==> flow/design.v <==
module SP_wocg(
	clk,
	rst_n,
	in_valid,
	in_data,
	in_mode,
	out_valid,
	out_data
);
input clk, rst_n, in_valid;
input [2:0] in_mode;
input [8:0] in_data;
output reg out_valid;
output reg [8:0] out_data;
genvar idx;
integer i;
localparam IDLE = 4'b0000;
localparam INV  = 4'b0001;
localparam MUL  = 4'b0010;
localparam SORT = 4'b0100;
localparam SUM  = 4'b1000;
reg [3:0] cur_state,next_state;
reg [4:0] cnt;
reg [2:0] cnt_data;
reg [8:0] data_temp;
reg [10:0] data_sum [0:5]; 
reg [2:0] mode_r;
wire idle_state = cur_state == IDLE;
wire inv_in_valid  = cur_state[0] && cnt < 6;
wire mul_in_valid  = cur_state[1] && cnt < 6;
wire sort_in_valid = cur_state[2] && cnt < 6;
wire sum_in_valid  = cur_state[3] && cnt < 6;
wire inv_out_valid,mul_out_valid,sort_out_valid;
wire [8:0] inv_out_data,mul_out_data,sort_out_data;
wire [8:0] sum_mod_out_w;   
wire inv_done  = cur_state[0] && cnt == 'd18;
wire mul_done  = cur_state[1] && cnt == 'd12;
wire sort_done = cur_state[2] && cnt == 'd11;
reg  sum_done ;
wire mode0_cnt_flag = cur_state[3] && mode_r == 'd0 && cnt == 'd5;
always @(posedge clk or negedge rst_n) begin
	if (!rst_n) begin
		cur_state <= IDLE;
	end
	else begin
		cur_state <= next_state;
	end
end
always @(*) begin
	case(cur_state)
		IDLE : next_state = in_valid  ? in_mode[0] ? INV : in_mode[1] ? MUL : in_mode[2] ? SORT : SUM : IDLE;
		INV  : next_state = inv_done  ? mode_r[1] ? MUL : mode_r[2] ? SORT : SUM : INV;
		MUL  : next_state = mul_done  ? mode_r[2] ? SORT : SUM : MUL;
		SORT : next_state = sort_done ? SUM : SORT;
		SUM  : next_state = sum_done  ? IDLE : SUM;
		default : next_state = IDLE;
	endcase
end
always @(*) begin 
	if(cur_state[3]) begin
		if(mode_r == 'd0) sum_done = cnt == 'd12;
		else sum_done = cnt == 'd7;
	end
	else sum_done = 0;
end
always @(posedge clk or negedge rst_n) begin
	if (!rst_n) begin
		cnt <= 'd0;
	end
	else begin
		if(idle_state) cnt <= 'd0;
		else if(inv_done | mul_done | sort_done) cnt <= 'd0;
		else cnt <= cnt + 'd1;
	end
end
always @(posedge clk or negedge rst_n) begin
	if (!rst_n) begin
		cnt_data <= 'd0;
	end
	else begin
		if(inv_in_valid)  cnt_data <= cnt_data + 'd1;
		else if(mul_in_valid)  cnt_data <= cnt_data + 'd1;
		else if(sort_in_valid) cnt_data <= cnt_data + 'd1;
		else if(mode0_cnt_flag) cnt_data <= 'd1;
		else if(cur_state[3])  cnt_data <= cnt_data + 'd1;
		else if(inv_done | mul_done | sort_done | sum_done) cnt_data <= 'd0;
	end
end
always @(posedge clk or negedge rst_n) begin
	if (!rst_n) begin
		mode_r <= 'd0;
	end
	else if(in_valid && idle_state)begin
		mode_r <= in_mode;
	end
end
always @(posedge clk or negedge rst_n) begin
	if (!rst_n) begin
		data_temp <= 'd0;
	end
	else begin
		if(in_valid) data_temp <= in_data;
		else if(inv_out_valid)  data_temp <= inv_out_data;
		else if(mul_out_valid)  data_temp <= mul_out_data;
		else if(sort_out_valid) data_temp <= sort_out_data;
	end
end
always @(posedge clk or negedge rst_n) begin
	if (!rst_n) begin
		for(i=0;i<6;i=i+1) begin
			data_sum[i] <= 'd0;
		end
	end
	else begin
		if(inv_in_valid) begin
			data_sum[cnt_data] <= data_sum[cnt_data] + data_temp;   
		end
		else if(mul_in_valid)  begin 
			if(mode_r[0]) data_sum[cnt_data] <= data_sum[cnt_data] + data_temp;   
			else data_sum[cnt_data] <= data_sum[cnt_data] + (data_temp << 1);   
		end
		else if(sort_in_valid) begin
			if(mode_r[1:0] == 'd0) data_sum[cnt_data] <= (data_sum[cnt_data] + data_temp) + (data_temp << 1);   
			else if(mode_r[1]) data_sum[cnt_data] <= data_sum[cnt_data] + data_temp;  
			else data_sum[cnt_data] <= data_sum[cnt_data] + (data_temp << 1);  
		end
		else if(sum_in_valid)  begin
			if(mode_r[2:0] == 'd0) data_sum[cnt_data] <= data_sum[cnt_data] + (data_temp << 2);   
			else if(mode_r[2]) data_sum[cnt_data] <= data_sum[cnt_data] + data_temp;  
			else if(mode_r[1]) data_sum[cnt_data] <= data_sum[cnt_data] + (data_temp << 1);  
			else data_sum[cnt_data] <= (data_sum[cnt_data] + data_temp) + (data_temp << 1);  
		end
		else if(idle_state) begin
			for(i=0;i<6;i=i+1) begin
				data_sum[i] <= 'd0;
			end
		end
	end
end
always @(posedge clk or negedge rst_n) begin
	if (!rst_n) begin
		out_data <= 'd0;
	end
	else begin
		if(sum_done) out_data <= 'd0;
		else if(cur_state[3]) begin 
			if(mode_r == 'd0) out_data <= cnt > 'd5 ? sum_mod_out_w : 'd0;
			else out_data <= cnt > 'd0 ? sum_mod_out_w : 'd0;
		end
	end
end
always @(posedge clk or negedge rst_n) begin
	if (!rst_n) begin
		out_valid <= 0;
	end
	else begin
		if(sum_done) out_valid <= 0;
		else if(cur_state[3]) begin 
			if(mode_r == 'd0) out_valid <= cnt > 'd5 ? 1 : 0;
			else out_valid <= cnt > 'd0 ? 1 : 0;
		end
	end
end
Modular_Inv Inv_inst (.clk(clk),.rst_n(rst_n),.in_valid(inv_in_valid),.in_data(data_temp),.out_valid(inv_out_valid) ,.out_data(inv_out_data));
Modular_Mul Mul_inst (.clk(clk),.rst_n(rst_n),.in_valid(mul_in_valid),.in_data(data_temp),.out_valid(mul_out_valid) ,.out_data(mul_out_data));
Sort      Sort_inst (.clk(clk),.rst_n(rst_n),.in_valid(sort_in_valid),.in_data(data_temp),.out_valid(sort_out_valid),.out_data(sort_out_data));
Modular_509 U_inst_C(.in_data({7'd0,data_sum[cnt_data - 1]}),.out_data(sum_mod_out_w));
endmodule
module Modular_509(in_data,out_data);
parameter BIAS = 9'd509;
input [17:0] in_data;
output reg [8:0] out_data;
wire  [10:0] tmp = (in_data[8:0] + in_data[17:9]) + (in_data[17:9] << 1);
wire  [10:0] tmp_bias_509  = tmp - BIAS;
wire  [10:0] tmp_bias_1018 = tmp - (BIAS<<1);
wire  [10:0] tmp_bias_1527 = tmp - (BIAS<<1) - BIAS;
wire  [10:0] tmp_bias_2036 = tmp - (BIAS<<2);
always @(*) begin
	if(tmp < BIAS) out_data = tmp;
	else if(tmp_bias_509  < BIAS) out_data = tmp_bias_509 ;
	else if(tmp_bias_1018 < BIAS) out_data = tmp_bias_1018;
	else if(tmp_bias_1527 < BIAS) out_data = tmp_bias_1527;
	else out_data = tmp_bias_2036;
end
endmodule
module Modular_Inv(clk,rst_n,in_valid,in_data,out_valid,out_data);
input  [8:0] in_data;
input  clk,rst_n,in_valid;
output out_valid;
output [8:0] out_data;
localparam IDLE = 2'b00;
localparam CAL  = 2'b01;
localparam OUT  = 2'b10;
reg [1:0] cur_state,next_state;
reg [5:0] st_end_flag_r;
reg pulse;
reg [3:0] cnt;
reg [17:0] data_A_r[0:5],data_B_r[0:5];
wire cal_done = cnt == 'd12;
wire out_done = cnt == 'd5 && cur_state[1];
reg  [5:0] stall_flag_r;
wire  [8:0] modA_out_w[0:2];
wire  [8:0] modB_out_w[0:2];
reg  [17:0] modA_in_w [0:2];
reg  [17:0] modB_in_w [0:2];
wire [17:0] mulA_out_w[0:2];
wire [17:0] mulB_out_w[0:2];
reg   [8:0] mulA_in_w [0:2];
reg   [8:0] mulB_in_w [0:2];
genvar idx;
integer i;
assign out_valid = cur_state[1];
assign out_data = out_valid ? data_A_r[cnt] : 'd0;
always @(posedge clk or negedge rst_n) begin
	if (!rst_n) begin
		cur_state <= IDLE;
	end
	else begin
		cur_state <= next_state;
	end
end
always @(*) begin
	case(cur_state)
		IDLE:next_state = in_valid ? CAL : IDLE;
		CAL :next_state = cal_done ? OUT : CAL ;
		OUT :next_state = out_done ? IDLE: OUT ;
		default: next_state = IDLE;
	endcase
end
generate
	for(idx=0;idx<3;idx=idx+1) begin
		Modular_509 U_inst_A(.in_data(modA_in_w[idx]),.out_data(modA_out_w[idx]));
		Modular_509 U_inst_B(.in_data(modB_in_w[idx]),.out_data(modB_out_w[idx]));
	end
endgenerate
generate
	for(idx=0;idx<3;idx=idx+1) begin
		assign mulA_out_w[idx] =  mulA_in_w[idx] * mulB_in_w[idx];
		assign mulB_out_w[idx] =  mulB_in_w[idx] * mulB_in_w[idx];
	end
endgenerate
always @(*) begin 
	for(i=0;i<3;i=i+1) begin
		if(pulse)
			mulA_in_w[i] = data_A_r[2*i];
		else
			mulA_in_w[i] = data_A_r[2*i+1];
	end
end
always @(*) begin 
	for(i=0;i<3;i=i+1) begin
		if(pulse)
			mulB_in_w[i] = data_B_r[2*i];
		else
			mulB_in_w[i] = data_B_r[2*i+1];
	end
end
always @(*) begin 
	for(i=0;i<3;i=i+1) begin
		if(!pulse)
			modA_in_w[i] = data_A_r[2*i];
		else
			modA_in_w[i] = data_A_r[2*i+1];
	end
end
always @(*) begin 
	for(i=0;i<3;i=i+1) begin
		if(!pulse)
			modB_in_w[i] = data_B_r[2*i];
		else
			modB_in_w[i] = data_B_r[2*i+1];
	end
end
always @(posedge clk or negedge rst_n) begin
	if (!rst_n) begin
		cnt <= 'd0;
	end
	else begin
		if(in_valid) cnt <= cnt + 'd1;
		else if(cal_done | out_done) cnt <= 'd0;
		else if(cur_state[1]) cnt <= cnt + 'd1;
		else if(pulse) cnt <= cnt + 'd1;
	end
end
always @(posedge clk or negedge rst_n) begin
	if (!rst_n) begin
		stall_flag_r <= 'd0;
	end
	else begin
		if(cnt == 'd3 && cur_state[0]) stall_flag_r <= 6'b000001;
		else if(cnt == 'd4 && cur_state[0]) stall_flag_r <= 6'b000011;
		else stall_flag_r <= stall_flag_r << 1;
	end
end
always @(posedge clk or negedge rst_n) begin
	if (!rst_n) begin
		pulse <= 0;
	end
	else begin
		if(out_done) pulse <= 0;
		else if(cur_state[0] | cur_state[1]) pulse <= ~pulse;
	end
end
always @(posedge clk or negedge rst_n) begin
	if (!rst_n) begin
		st_end_flag_r <= 'd0;
	end
	else begin
		if(in_valid) st_end_flag_r[cnt] <= 1;
		else if(cur_state[1]) st_end_flag_r[cnt] <= 0;
	end
end
always @(posedge clk or negedge rst_n) begin
	if (!rst_n) begin
		for(i=0;i<6;i=i+1) begin
			data_A_r[i] <= 'd0;
		end
	end
	else begin
		for(i=0;i<6;i=i+2) begin  
			if(in_valid && cnt == i)  data_A_r[i] <= in_data;
			else if(stall_flag_r[i])  data_A_r[i] <= data_A_r[i];
			else if(st_end_flag_r[i]) data_A_r[i] <= !pulse ? modA_out_w[i>>1] : mulA_out_w[i>>1];
			else data_A_r[i] <= 'd0;
		end
		for(i=1;i<6;i=i+2) begin  
			if(in_valid && cnt == i)  data_A_r[i] <= in_data;
			else if(stall_flag_r[i])  data_A_r[i] <= data_A_r[i];
			else if(st_end_flag_r[i]) data_A_r[i] <= !pulse ? mulA_out_w[i>>1] : modA_out_w[i>>1];
			else data_A_r[i] <= 'd0;
		end
	end
end
always @(posedge clk or negedge rst_n) begin
	if (!rst_n) begin
		for(i=0;i<6;i=i+1) begin
			data_B_r[i] <= 'd0;
		end
	end
	else begin
		for(i=0;i<6;i=i+2) begin  
			if(in_valid && cnt == i) data_B_r[i] <= in_data*in_data;
			else if(st_end_flag_r[i]) data_B_r[i] <= !pulse ? modB_out_w[i>>1] : mulB_out_w[i>>1] ;
			else data_B_r[i] <= 'd0;
		end
		for(i=1;i<6;i=i+2) begin  
			if(in_valid && cnt == i) data_B_r[i] <= in_data*in_data;
			else if(st_end_flag_r[i]) data_B_r[i] <= !pulse ? mulB_out_w[i>>1] : modB_out_w[i>>1];
			else data_B_r[i] <= 'd0;
		end
	end
end
endmodule
module Modular_Mul(clk,rst_n,in_valid,in_data,out_valid,out_data);
input  [8:0] in_data;
input  clk,rst_n,in_valid;
output out_valid;
output [8:0] out_data;
localparam IDLE = 2'b00;
localparam CAL  = 2'b01;
localparam OUT  = 2'b10;
reg [1:0] cur_state,next_state;
reg [3:0] cnt;
reg [8:0] b_r[0:5];
reg [8:0] tmp_mod_r;
reg [8:0] tmp1_r;
reg [8:0] tmp2_r;
reg [8:0] tmp3_r;
reg [8:0] tmp4_r;
reg [17:0] tmp_r;
genvar idx;
integer i;
wire [8:0] mod_out_w;
reg  [8:0] in_mul_A_w,in_mul_B_w;
Modular_509 U_inst_C(.in_data(tmp_r),.out_data(mod_out_w));
assign out_valid = cur_state[1];
assign out_data  = out_valid ? tmp_mod_r : 'd0;
always @(posedge clk or negedge rst_n) begin
	if (!rst_n) begin
		cur_state <= IDLE;
	end
	else begin
		cur_state <= next_state;
	end
end
always @(*) begin
	case(cur_state)
		IDLE:next_state = in_valid ? CAL : IDLE;
		CAL :next_state = cnt == 'd10 ? OUT : CAL ;
		OUT :next_state = cnt == 'd0 ? IDLE: OUT ;
		default: next_state = IDLE;
	endcase
end
always @(*) begin
	if(in_valid) begin
		in_mul_A_w = b_r[0];
	end
	else begin
		case(cnt)
			'd5 :in_mul_A_w = b_r[0];
			'd6 :in_mul_A_w = tmp_mod_r;
			'd7 :in_mul_A_w = tmp2_r;
			'd8 :in_mul_A_w = tmp1_r;
			'd9 :in_mul_A_w = b_r[0];
			'd10:in_mul_A_w = b_r[1];
			'd11:in_mul_A_w = b_r[2];
			'd12:in_mul_A_w = b_r[3];
			'd13:in_mul_A_w = b_r[4];
			'd14:in_mul_A_w = b_r[5];
			default:in_mul_A_w = 'd0;
		endcase
	end
end
always @(*) begin
	if(in_valid) begin
		in_mul_B_w = in_data;
	end
	else begin
		case(cnt)
			'd5 :in_mul_B_w = b_r[5];
			'd6 :in_mul_B_w = tmp4_r;
			'd7 :in_mul_B_w = tmp4_r;
			'd8 :in_mul_B_w = tmp4_r;
			'd9 :in_mul_B_w = tmp_mod_r;
			'd10:in_mul_B_w = tmp_mod_r;
			'd11:in_mul_B_w = tmp3_r;
			'd12:in_mul_B_w = tmp3_r;
			'd13:in_mul_B_w = tmp1_r;
			'd14:in_mul_B_w = tmp2_r;
			default:in_mul_B_w = 'd0;
		endcase
	end
end
always @(posedge clk or negedge rst_n) begin
	if (!rst_n) begin
		cnt <= 'd0;
	end
	else begin
		if(cur_state[0] | cur_state[1]) cnt <= cnt + 'd1; 
		else if(cur_state == IDLE) cnt <= 'd0;
	end
end
always @(posedge clk or negedge rst_n) begin
	if (!rst_n) begin
		for(i=0;i<6;i=i+1) begin
			b_r[i] <= 'd0;
		end
	end
	else begin
		if(in_valid) begin
			for(i=0;i<5;i=i+1) begin
				b_r[0] <= in_data;
				b_r[i+1] <= b_r[i];
			end
		end
	end
end
always @(posedge clk or negedge rst_n) begin
	if (!rst_n) begin
		tmp_r <= 'd0;
	end
	else begin
		tmp_r <= in_mul_A_w * in_mul_B_w;
	end
end
always @(posedge clk or negedge rst_n) begin
	if (!rst_n) begin
		tmp_mod_r <= 'd0;
	end
	else begin
		tmp_mod_r <= mod_out_w;
	end
end
always @(posedge clk or negedge rst_n) begin
	if (!rst_n) begin
		tmp1_r <= 'd0;
	end
	else begin
		tmp1_r <= cur_state[1] ? tmp1_r : tmp_mod_r;
	end
end
always @(posedge clk or negedge rst_n) begin
	if (!rst_n) begin
		tmp2_r <= 'd0;
	end
	else begin
		tmp2_r <= cur_state[1] ? tmp2_r : tmp1_r;
	end
end
always @(posedge clk or negedge rst_n) begin
	if (!rst_n) begin
		tmp3_r <= 'd0;
	end
	else begin
		tmp3_r <= cur_state[1] ? tmp3_r : tmp2_r;
	end
end
always @(posedge clk or negedge rst_n) begin
	if (!rst_n) begin
		tmp4_r <= 'd0;
	end
	else begin
		tmp4_r <= tmp3_r;
	end
end
endmodule
module Sort(clk,rst_n,in_valid,in_data,out_valid,out_data);
input  [8:0] in_data;
input  clk,rst_n,in_valid;
output out_valid;
output [8:0] out_data;
integer i;
reg [8:0] data_r[0:5];
reg [4:0] st_flag_r;
reg [1:0] cur_state,next_state;
localparam IDLE = 2'b00;
localparam RD   = 2'b01;
localparam SORT = 2'b10;
localparam OUT  = 2'b11;
wire sort_done = st_flag_r == 'd1 && cur_state == SORT;
wire rd_done = st_flag_r[0] && cur_state == RD;
wire out_done = st_flag_r == 0 && cur_state == OUT;
assign out_valid = cur_state == OUT;
assign out_data  = out_valid ? data_r[5] : 'd0;
always @(posedge clk or negedge rst_n) begin
	if (!rst_n) begin
		cur_state <= IDLE;
	end
	else begin
		cur_state <= next_state;
	end
end
always @(*) begin
	case(cur_state)
		IDLE:next_state = in_valid  ? RD   : IDLE;
		RD  :next_state = rd_done   ? SORT : RD  ;
		SORT:next_state = sort_done ? OUT  : SORT;
		OUT: next_state = out_done  ? IDLE : OUT ;
		default: next_state = IDLE;
	endcase
end
always @(posedge clk or negedge rst_n) begin
	if (!rst_n) begin
		st_flag_r <= 'd0;
	end
	else if (cur_state == IDLE || sort_done) begin
		st_flag_r <= 'b10000;
	end
	else if(rd_done) begin
		st_flag_r <= 'b10101;
	end
	else begin
		st_flag_r <= st_flag_r >> 1;
	end
end
always @(posedge clk or negedge rst_n) begin
	if (!rst_n) begin
		for(i=0;i<6;i=i+1) begin
			data_r[i] <= 'd0;
		end
	end
	else begin
		if(in_valid) begin
			if(in_data > data_r[0]) begin
				data_r[0] <= in_data;
				data_r[1] <= data_r[0];
				data_r[2] <= data_r[1];
				data_r[3] <= data_r[2];
				data_r[4] <= data_r[3];
				data_r[5] <= data_r[4];
			end
			else begin
				data_r[1] <= in_data;
				data_r[2] <= data_r[1];
				data_r[3] <= data_r[2];
				data_r[4] <= data_r[3];
				data_r[5] <= data_r[4];
			end
		end
		else if(cur_state == SORT && st_flag_r[0]) begin   
      		for(i=1;i<5;i=i+2)
      		begin
      		  data_r[i  ] <= (data_r[i] < data_r[i+1]) ? data_r[i+1] : data_r[i  ];
      		  data_r[i+1] <= (data_r[i] < data_r[i+1]) ? data_r[i  ] : data_r[i+1];
      		end
		end
		else if(cur_state == SORT && !st_flag_r[0]) begin
      		for(i=2;i<5;i=i+2)
      		begin
      		  data_r[i  ] <= (data_r[i] < data_r[i+1]) ? data_r[i+1] : data_r[i  ];
      		  data_r[i+1] <= (data_r[i] < data_r[i+1]) ? data_r[i  ] : data_r[i+1];
      		end
		end
		else if(cur_state == OUT) begin
      		for(i=0;i<5;i=i+1)
      		begin
      		  data_r[i+1] <= data_r[i];
      		end
		end
		else if(cur_state == IDLE) begin
			for(i=0;i<6;i=i+1) begin
				data_r[i] <= 'd0;
			end
		end
	end
end
endmodule
# --- Step by step through the tools: SP_wocg ---
# Tool output for the design above, in the order of the flow.
# Lines are those of the file above, counted from 1.
inputs:
  design: "SP_wocg"
  clock: "clk"
  library: "sky130hd"
  lib_corner: "tt_025C_1v80"

# --- Elaborated design ---
# Counts by Yosys on the flattened word-level netlist (proc, flatten, opt, wreduce). Print and check cells are left out. Cells with the same type and inputs are merged into one.
classes:
  add_sub_neg: 66
  multipliers: 8
  compare: 40
  eq_ne: 88
  shift: 2
  n_mux: 355
  n_logic: 11
  n_reduce_logical: 66
op_table:
  columns: ["operator", "count"]
  rows:
  - ["2-to-1 mux 11 bit", 165]
  - ["multiplier 9 x 9 -> 18 bit", 8]
  - ["2-to-1 mux 18 bit", 48]
  - ["2-to-1 mux 9 bit", 84]
  - ["less-than comparator 11 x 9 -> 1 bit (second input constant)", 32]
  - ["subtractor 11 x 9 -> 11 bit (second input constant)", 16]
  - ["parallel mux 11 bit (select 6 bit)", 2]
  - ["parallel mux 9 bit (select 6 bit)", 2]
  - ["subtractor 11 x 10 -> 11 bit (second input constant)", 8]
  - ["parallel mux 9 bit (select 9 bit)", 1]
  - ["adder 10 x 10 -> 11 bit", 7]
  - ["subtractor 9 bit (second input constant)", 8]
  - ["adder 9 x 9 -> 10 bit", 7]
  - ["adder 11 x 9 -> 11 bit", 6]
  - ["2-to-1 mux 4 bit", 16]
  - ["adder 11 x 10 -> 11 bit", 5]
  - ["!= test 2 x 1 -> 1 bit (second input constant)", 25]
  - ["equality test 4 bit (second input constant)", 9]
  - ["less-than comparator 9 bit", 4]
  - ["AND reduction 5 bit", 7]
  - ["logical AND 1 bit", 24]
  - ["equality test 4 x 3 -> 1 bit (second input constant)", 6]
  - ["2-to-1 mux 6 bit", 4]
  - ["parallel mux 4 bit (select 5 bit)", 1]
  - ["2-to-1 mux 5 bit", 4]
  - ["!= test 2 bit (second input constant)", 9]
  - ["equality test 3 x 2 -> 1 bit (second input constant)", 6]
  - ["equality test 3 bit (second input constant)", 6]
# Not listed: further kinds 48, cells in them 116.
word_totals:
  reg_bits: 519
  in_bits: 15
  output_inout_bits: 10

# --- Longest topological paths ---
# Depth = most cells in a row (Yosys ltp): at word level without a register or memory, in the mapped netlist without a sequential cell, where the memories' decode and read muxes count.
logic_depth:
  ltp_word: 19
  ABC_AREA: 1
  mapped_depth: 36
  depth_no_buf: 35

# --- Mapped cells and area ---
# Yosys stat after the flow's synthesis: flattened, memories mapped to cells. It holds for the ABC_AREA given above (unset counts as 0); a run with the other value may have another netlist.
types:
  columns: ["cell", "count", "area_total_um2"]
  rows:
  - ["sky130_fd_sc_hd__dfrtp_1", 520, 1.3E+04]
  - ["sky130_fd_sc_hd__fa_1", 413, 8267.93]
  - ["sky130_fd_sc_hd__nand2_1", 2080, 7.81E+03]
  - ["sky130_fd_sc_hd__ha_1", 536, 6.71E+03]
  - ["sky130_fd_sc_hd__inv_1", 1531, 5.75E+03]
  - ["sky130_fd_sc_hd__o21ai_0", 544, 2.72E+03]
  - ["sky130_fd_sc_hd__nor2_1", 703, 2.64E+03]
  - ["sky130_fd_sc_hd__nand3_1", 394, 1.97E+03]
  - ["sky130_fd_sc_hd__a21oi_1", 361, 1.81E+03]
  - ["sky130_fd_sc_hd__xor2_1", 205, 1.8E+03]
  - ["sky130_fd_sc_hd__o22ai_1", 195, 1219.92]
  - ["sky130_fd_sc_hd__o211ai_1", 91, 683.155]
  - ["sky130_fd_sc_hd__clkbuf_1", 174, 653.126]
  - ["sky130_fd_sc_hd__xnor2_1", 64, 560.538]
  - ["sky130_fd_sc_hd__nand4_1", 72, 450.432]
  - ["sky130_fd_sc_hd__o21bai_1", 36, 270.259]
  - ["sky130_fd_sc_hd__nand2_2", 42, 262.752]
  - ["sky130_fd_sc_hd__o221ai_1", 28, 245.235]
# Other cell types: 51; their cells: 454.
synth_totals:
  stdcells: 8443
  synth_area_um2: 60052.6
  sequential_area_um2: 13038.8
  ff_cells: 521
  buf_cells: 205

# --- Timing after synthesis ---
# Path of least setup slack by OpenSTA after synthesis, without wires, with an ideal clock, recovery checks aside; 20% of the period is set as input and as output delay. Where synthesis merged equal registers, the netlist keeps one of their names.
synth_timing:
  path_kind: "register to register"
  from: "register Mul_inst.cnt"
  to: "register Mul_inst.tmp_r[16]"
  period_ns: 8.0
  setup_ns: 0.079
  launch_ns: 0.000
  arrival_time_ns: 5.964
  required_time_ns: 7.921
  slack_ns: 1.957
  path_delay_ns: 6.043
  stages: 30
  period_less_setup_slack_ns: 6.043
# "path_delay_ns" is the arrival time less input delay plus setup time.
# "stages": output pins that drive a net of the path, with the launching flip-flop's if there is one; two outputs of one cell count as two.
# "period_less_setup_slack_ns" is the clock period less the worst setup slack; recovery checks do not enter. This is arithmetic on one report: input and output delays are still those of the set period (20% each).
# Where an end lacks its bit number, it is one bit of the signal, or one of the new flip-flops if synthesis recoded a state register.
# A register here has more assigning lines than the two given.
synth_between:
  path_cell_list: "sky130_fd_sc_hd__dfrtp_1 > sky130_fd_sc_hd__inv_1 > sky130_fd_sc_hd__ha_1 > sky130_fd_sc_hd__inv_1 > sky130_fd_sc_hd__nor3_1 > sky130_fd_sc_hd__inv_1 > sky130_fd_sc_hd__nand2_1 > sky130_fd_sc_hd__nor4_1 > sky130_fd_sc_hd__nor2_1 > sky130_fd_sc_hd__a21oi_1 > sky130_fd_sc_hd__inv_1 > sky130_fd_sc_hd__nand2_1 > sky130_fd_sc_hd__fa_1 > sky130_fd_sc_hd__fa_1 > sky130_fd_sc_hd__fa_1 > sky130_fd_sc_hd__fa_1 > sky130_fd_sc_hd__inv_1 > sky130_fd_sc_hd__ha_1 > sky130_fd_sc_hd__a21oi_1 > sky130_fd_sc_hd__and2_1 > sky130_fd_sc_hd__inv_1 > sky130_fd_sc_hd__a21oi_1 > sky130_fd_sc_hd__o21bai_1 > sky130_fd_sc_hd__a21o_1 > sky130_fd_sc_hd__a21oi_1 > sky130_fd_sc_hd__o21ai_0 > sky130_fd_sc_hd__a21oi_1 > sky130_fd_sc_hd__nor2_1 > sky130_fd_sc_hd__nor2_1 > sky130_fd_sc_hd__xor2_1"
synth_rtl:
  columns: ["item", "line_no", "source"]
  rows:
  - ["start: declaration", 363, "reg [3:0] cnt;"]
  - ["start: assignment", 436, "cnt <= 'd0;"]
  - ["start: assignment", 439, "if(cur_state[0] | cur_state[1]) cnt <= cnt + 'd1;"]
  - ["end: assignment", 460, "tmp_r <= 'd0;"]
  - ["end: assignment", 463, "tmp_r <= in_mul_A_w * in_mul_B_w;"]
  - ["end: declaration", 370, "reg [17:0] tmp_r;"]
# No chain of elaborated cells between the ends is given.

# --- Path in the finished layout ---
# From the final timing report of stored run 1: the path of least setup slack in the routed layout; clock arrival at registers is part of the times.
layout_timing:
  path_kind: "register to register"
  from: "register Inv_inst.pulse"
  to: "register Inv_inst.data_A_r[4][17]"
  period_ns: 6.64
  setup_ns: 0.15
  launch_ns: 0.68
  arrival_time_ns: 6.95
  required_time_ns: 7.17
  slack_ns: 0.22
  stages: 24
# The rows between start and end are the longest chain of elaborated cells between them; the timing report does not say that the signal goes this way. Where chains are equally long, one stands for them.
# Each line given opens the expression or statement behind the cell; cells for indexed reads and writes are added by Yosys, which also makes memories of some case tables.
# A register here has more assigning lines than the two given.
layout_between:
  path_cell_list: "sky130_fd_sc_hd__dfrtp_4 > sky130_fd_sc_hd__buf_12 > sky130_fd_sc_hd__o21ai_0 > sky130_fd_sc_hd__inv_1 > sky130_fd_sc_hd__nand2_1 > sky130_fd_sc_hd__fa_1 > sky130_fd_sc_hd__fa_1 > sky130_fd_sc_hd__inv_1 > sky130_fd_sc_hd__fa_1 > sky130_fd_sc_hd__fa_1 > sky130_fd_sc_hd__ha_1 > sky130_fd_sc_hd__inv_1 > sky130_fd_sc_hd__nor3_1 > sky130_fd_sc_hd__nand2_1 > sky130_fd_sc_hd__o211ai_1 > sky130_fd_sc_hd__a21o_1 > sky130_fd_sc_hd__a21o_1 > sky130_fd_sc_hd__nand3_1 > sky130_fd_sc_hd__nand2_1 > sky130_fd_sc_hd__a21oi_1 > sky130_fd_sc_hd__nor2_1 > sky130_fd_sc_hd__nor2_1 > sky130_fd_sc_hd__xor2_1 > sky130_fd_sc_hd__o22ai_1"
  elab_chain_len: 6
  cone_cells: 7
  lines_between: 6
  cone_classes: "mul (1); mux (6)"
layout_rtl:
  columns: ["item", "line_no", "source"]
  rows:
  - ["start: declaration", 196, "reg pulse;"]
  - ["start: assignment", 297, "pulse <= 0;"]
  - ["start: assignment", 301, "else if(cur_state[0] | cur_state[1]) pulse <= ~pulse;"]
  - ["2-to-1 mux 9 bit", 244, "if(pulse)"]
  - ["multiplier 9 x 9 -> 18 bit", 238, "assign mulA_out_w[idx] = mulA_in_w[idx] * mulB_in_w[idx];"]
  - ["2-to-1 mux 18 bit x2", 323, "else if(st_end_flag_r[i]) data_A_r[i] <= !pulse ? modA_out_w[i>>1] : mulA_out_w[i>>1];"]
  - ["2-to-1 mux 18 bit", 322, "else if(stall_flag_r[i]) data_A_r[i] <= data_A_r[i];"]
  - ["2-to-1 mux 18 bit", 321, "if(in_valid && cnt == i) data_A_r[i] <= in_data;"]
  - ["end: assignment", 322, null]
  - ["end: assignment", 323, null]
  - ["end: declaration", 198, "reg [17:0] data_A_r[0:5],data_B_r[0:5];"]

# Settings and measured results of 5 stored flow runs for module SP_wocg (sky130hd), not sorted in any way. The constraints put input and output delay at 20% of the set period each and load the outputs with 0.01 pF.
# "clock_period_reached_ns" is the run's clock period less its worst setup slack. It is reckoned from that one timing run; input and output delays stay at 20% of the period that was set.
# "worstPathTime_ns" is the time allowed to the run's worst setup path (the clock period less input and output delay, where it has them) less its slack. Clock arrival times count: a late capture clock shortens it, a late launch clock lengthens it.
runs:
  - name: "stored run 1"
    settings:
      ABC_AREA: 1
      CAP_MARGIN: 10
      CELL_PAD_IN_SITES_DETAIL_PLACEMENT: 0
      CELL_PAD_IN_SITES_GLOBAL_PLACEMENT: 3
      CORE_ASPECT_RATIO: 0.66
      CORE_MARGIN: 7
      CORE_UTILIZATION: 37
      CTS_CLUSTER_DIAMETER: 276
      MAX_ROUTING_LAYER: "met4"
      PLACE_DENSITY_LB_ADDON: 0.04
      SETUP_SLACK_MARGIN: -0.04
      SYNTH_MEMORY_MAX_BITS: 16384
      TNS_END_PERCENT: 20
      period_ns: 6.64
      SLEW_MARGIN: 20
    results:
      die_footprint_um2: 174026.0
      final_stdcell_area_um2: 65923.2
      hold_worst_slack_ns: 0.413
      post_synth_area_um2: 60052.6
      setupTns_ns: 0.000
      worstPathTime_ns: 6.42
      path_kind: "register to register"
      layout_utilization_frac: 0.411
      clock_period_reached_ns: 6.422
      setup_worst_slack_ns: 0.218
  - name: "stored run 2"
    settings:
      CAP_MARGIN: 10
      CELL_PAD_IN_SITES_GLOBAL_PLACEMENT: 1
      CORE_UTILIZATION: 63
      PLACE_DENSITY_LB_ADDON: 0.04
      SETUP_SLACK_MARGIN: 0.97
      SYNTH_MEMORY_MAX_BITS: 16384
      period_ns: 6.64
      CORE_MARGIN: 2
      SLEW_MARGIN: 20
    results:
      die_footprint_um2: 97266.0
      final_stdcell_area_um2: 72592.1
      hold_worst_slack_ns: 0.439
      post_synth_area_um2: 59716.0
      setupTns_ns: 0.000
      worstPathTime_ns: 6.01
      path_kind: "register to register"
      layout_utilization_frac: 0.775
      clock_period_reached_ns: 6.013
      setup_worst_slack_ns: 0.627
  - name: "stored run 3"
    settings:
      CORE_ASPECT_RATIO: 1.88
      CORE_UTILIZATION: 38
      CTS_CLUSTER_SIZE: 20
      PLACE_DENSITY_LB_ADDON: 0.07
      SETUP_SLACK_MARGIN: -0.16
      SLEW_MARGIN: 25
      SYNTH_MEMORY_MAX_BITS: 16384
      period_ns: 10.6
      CAP_MARGIN: 20
      CORE_MARGIN: 2
    results:
      die_footprint_um2: 160492.0
      final_stdcell_area_um2: 64413.0
      hold_worst_slack_ns: 0.402
      post_synth_area_um2: 59716.0
      setupTns_ns: 0.000
      worstPathTime_ns: 7.74
      path_kind: "register to register"
      layout_utilization_frac: 0.413
      clock_period_reached_ns: 7.736
      setup_worst_slack_ns: 2.864
  - name: "stored run 4"
    settings:
      CORE_UTILIZATION: 40
      SYNTH_MEMORY_MAX_BITS: 16384
      period_ns: 8.0
      CAP_MARGIN: 20
      CORE_MARGIN: 2
      SLEW_MARGIN: 20
    results:
      die_footprint_um2: 152397.0
      final_stdcell_area_um2: 64384.2
      hold_worst_slack_ns: 0.411
      post_synth_area_um2: 59716.0
      setupTns_ns: 0.000
      worstPathTime_ns: 7.40
      path_kind: "register to register"
      layout_utilization_frac: 0.435
      clock_period_reached_ns: 7.403
      setup_worst_slack_ns: 0.597
  - name: "stored run 5"
    settings:
      ABC_AREA: 1
      CAP_MARGIN: 10
      CELL_PAD_IN_SITES_DETAIL_PLACEMENT: 0
      CELL_PAD_IN_SITES_GLOBAL_PLACEMENT: 0
      CORE_ASPECT_RATIO: 0.66
      CORE_UTILIZATION: 63
      MAX_ROUTING_LAYER: "met4"
      PLACE_DENSITY_LB_ADDON: 0.04
      SETUP_SLACK_MARGIN: 0.97
      SYNTH_MEMORY_MAX_BITS: 16384
      TNS_END_PERCENT: 15
      period_ns: 6.64
      CORE_MARGIN: 2
      SLEW_MARGIN: 20
    results:
      die_footprint_um2: 97861.7
      final_stdcell_area_um2: 66892.9
      hold_worst_slack_ns: 0.422
      post_synth_area_um2: 60052.6
      setupTns_ns: 0.000
      worstPathTime_ns: 5.91
      path_kind: "register to register"
      layout_utilization_frac: 0.712
      clock_period_reached_ns: 5.913
      setup_worst_slack_ns: 0.727
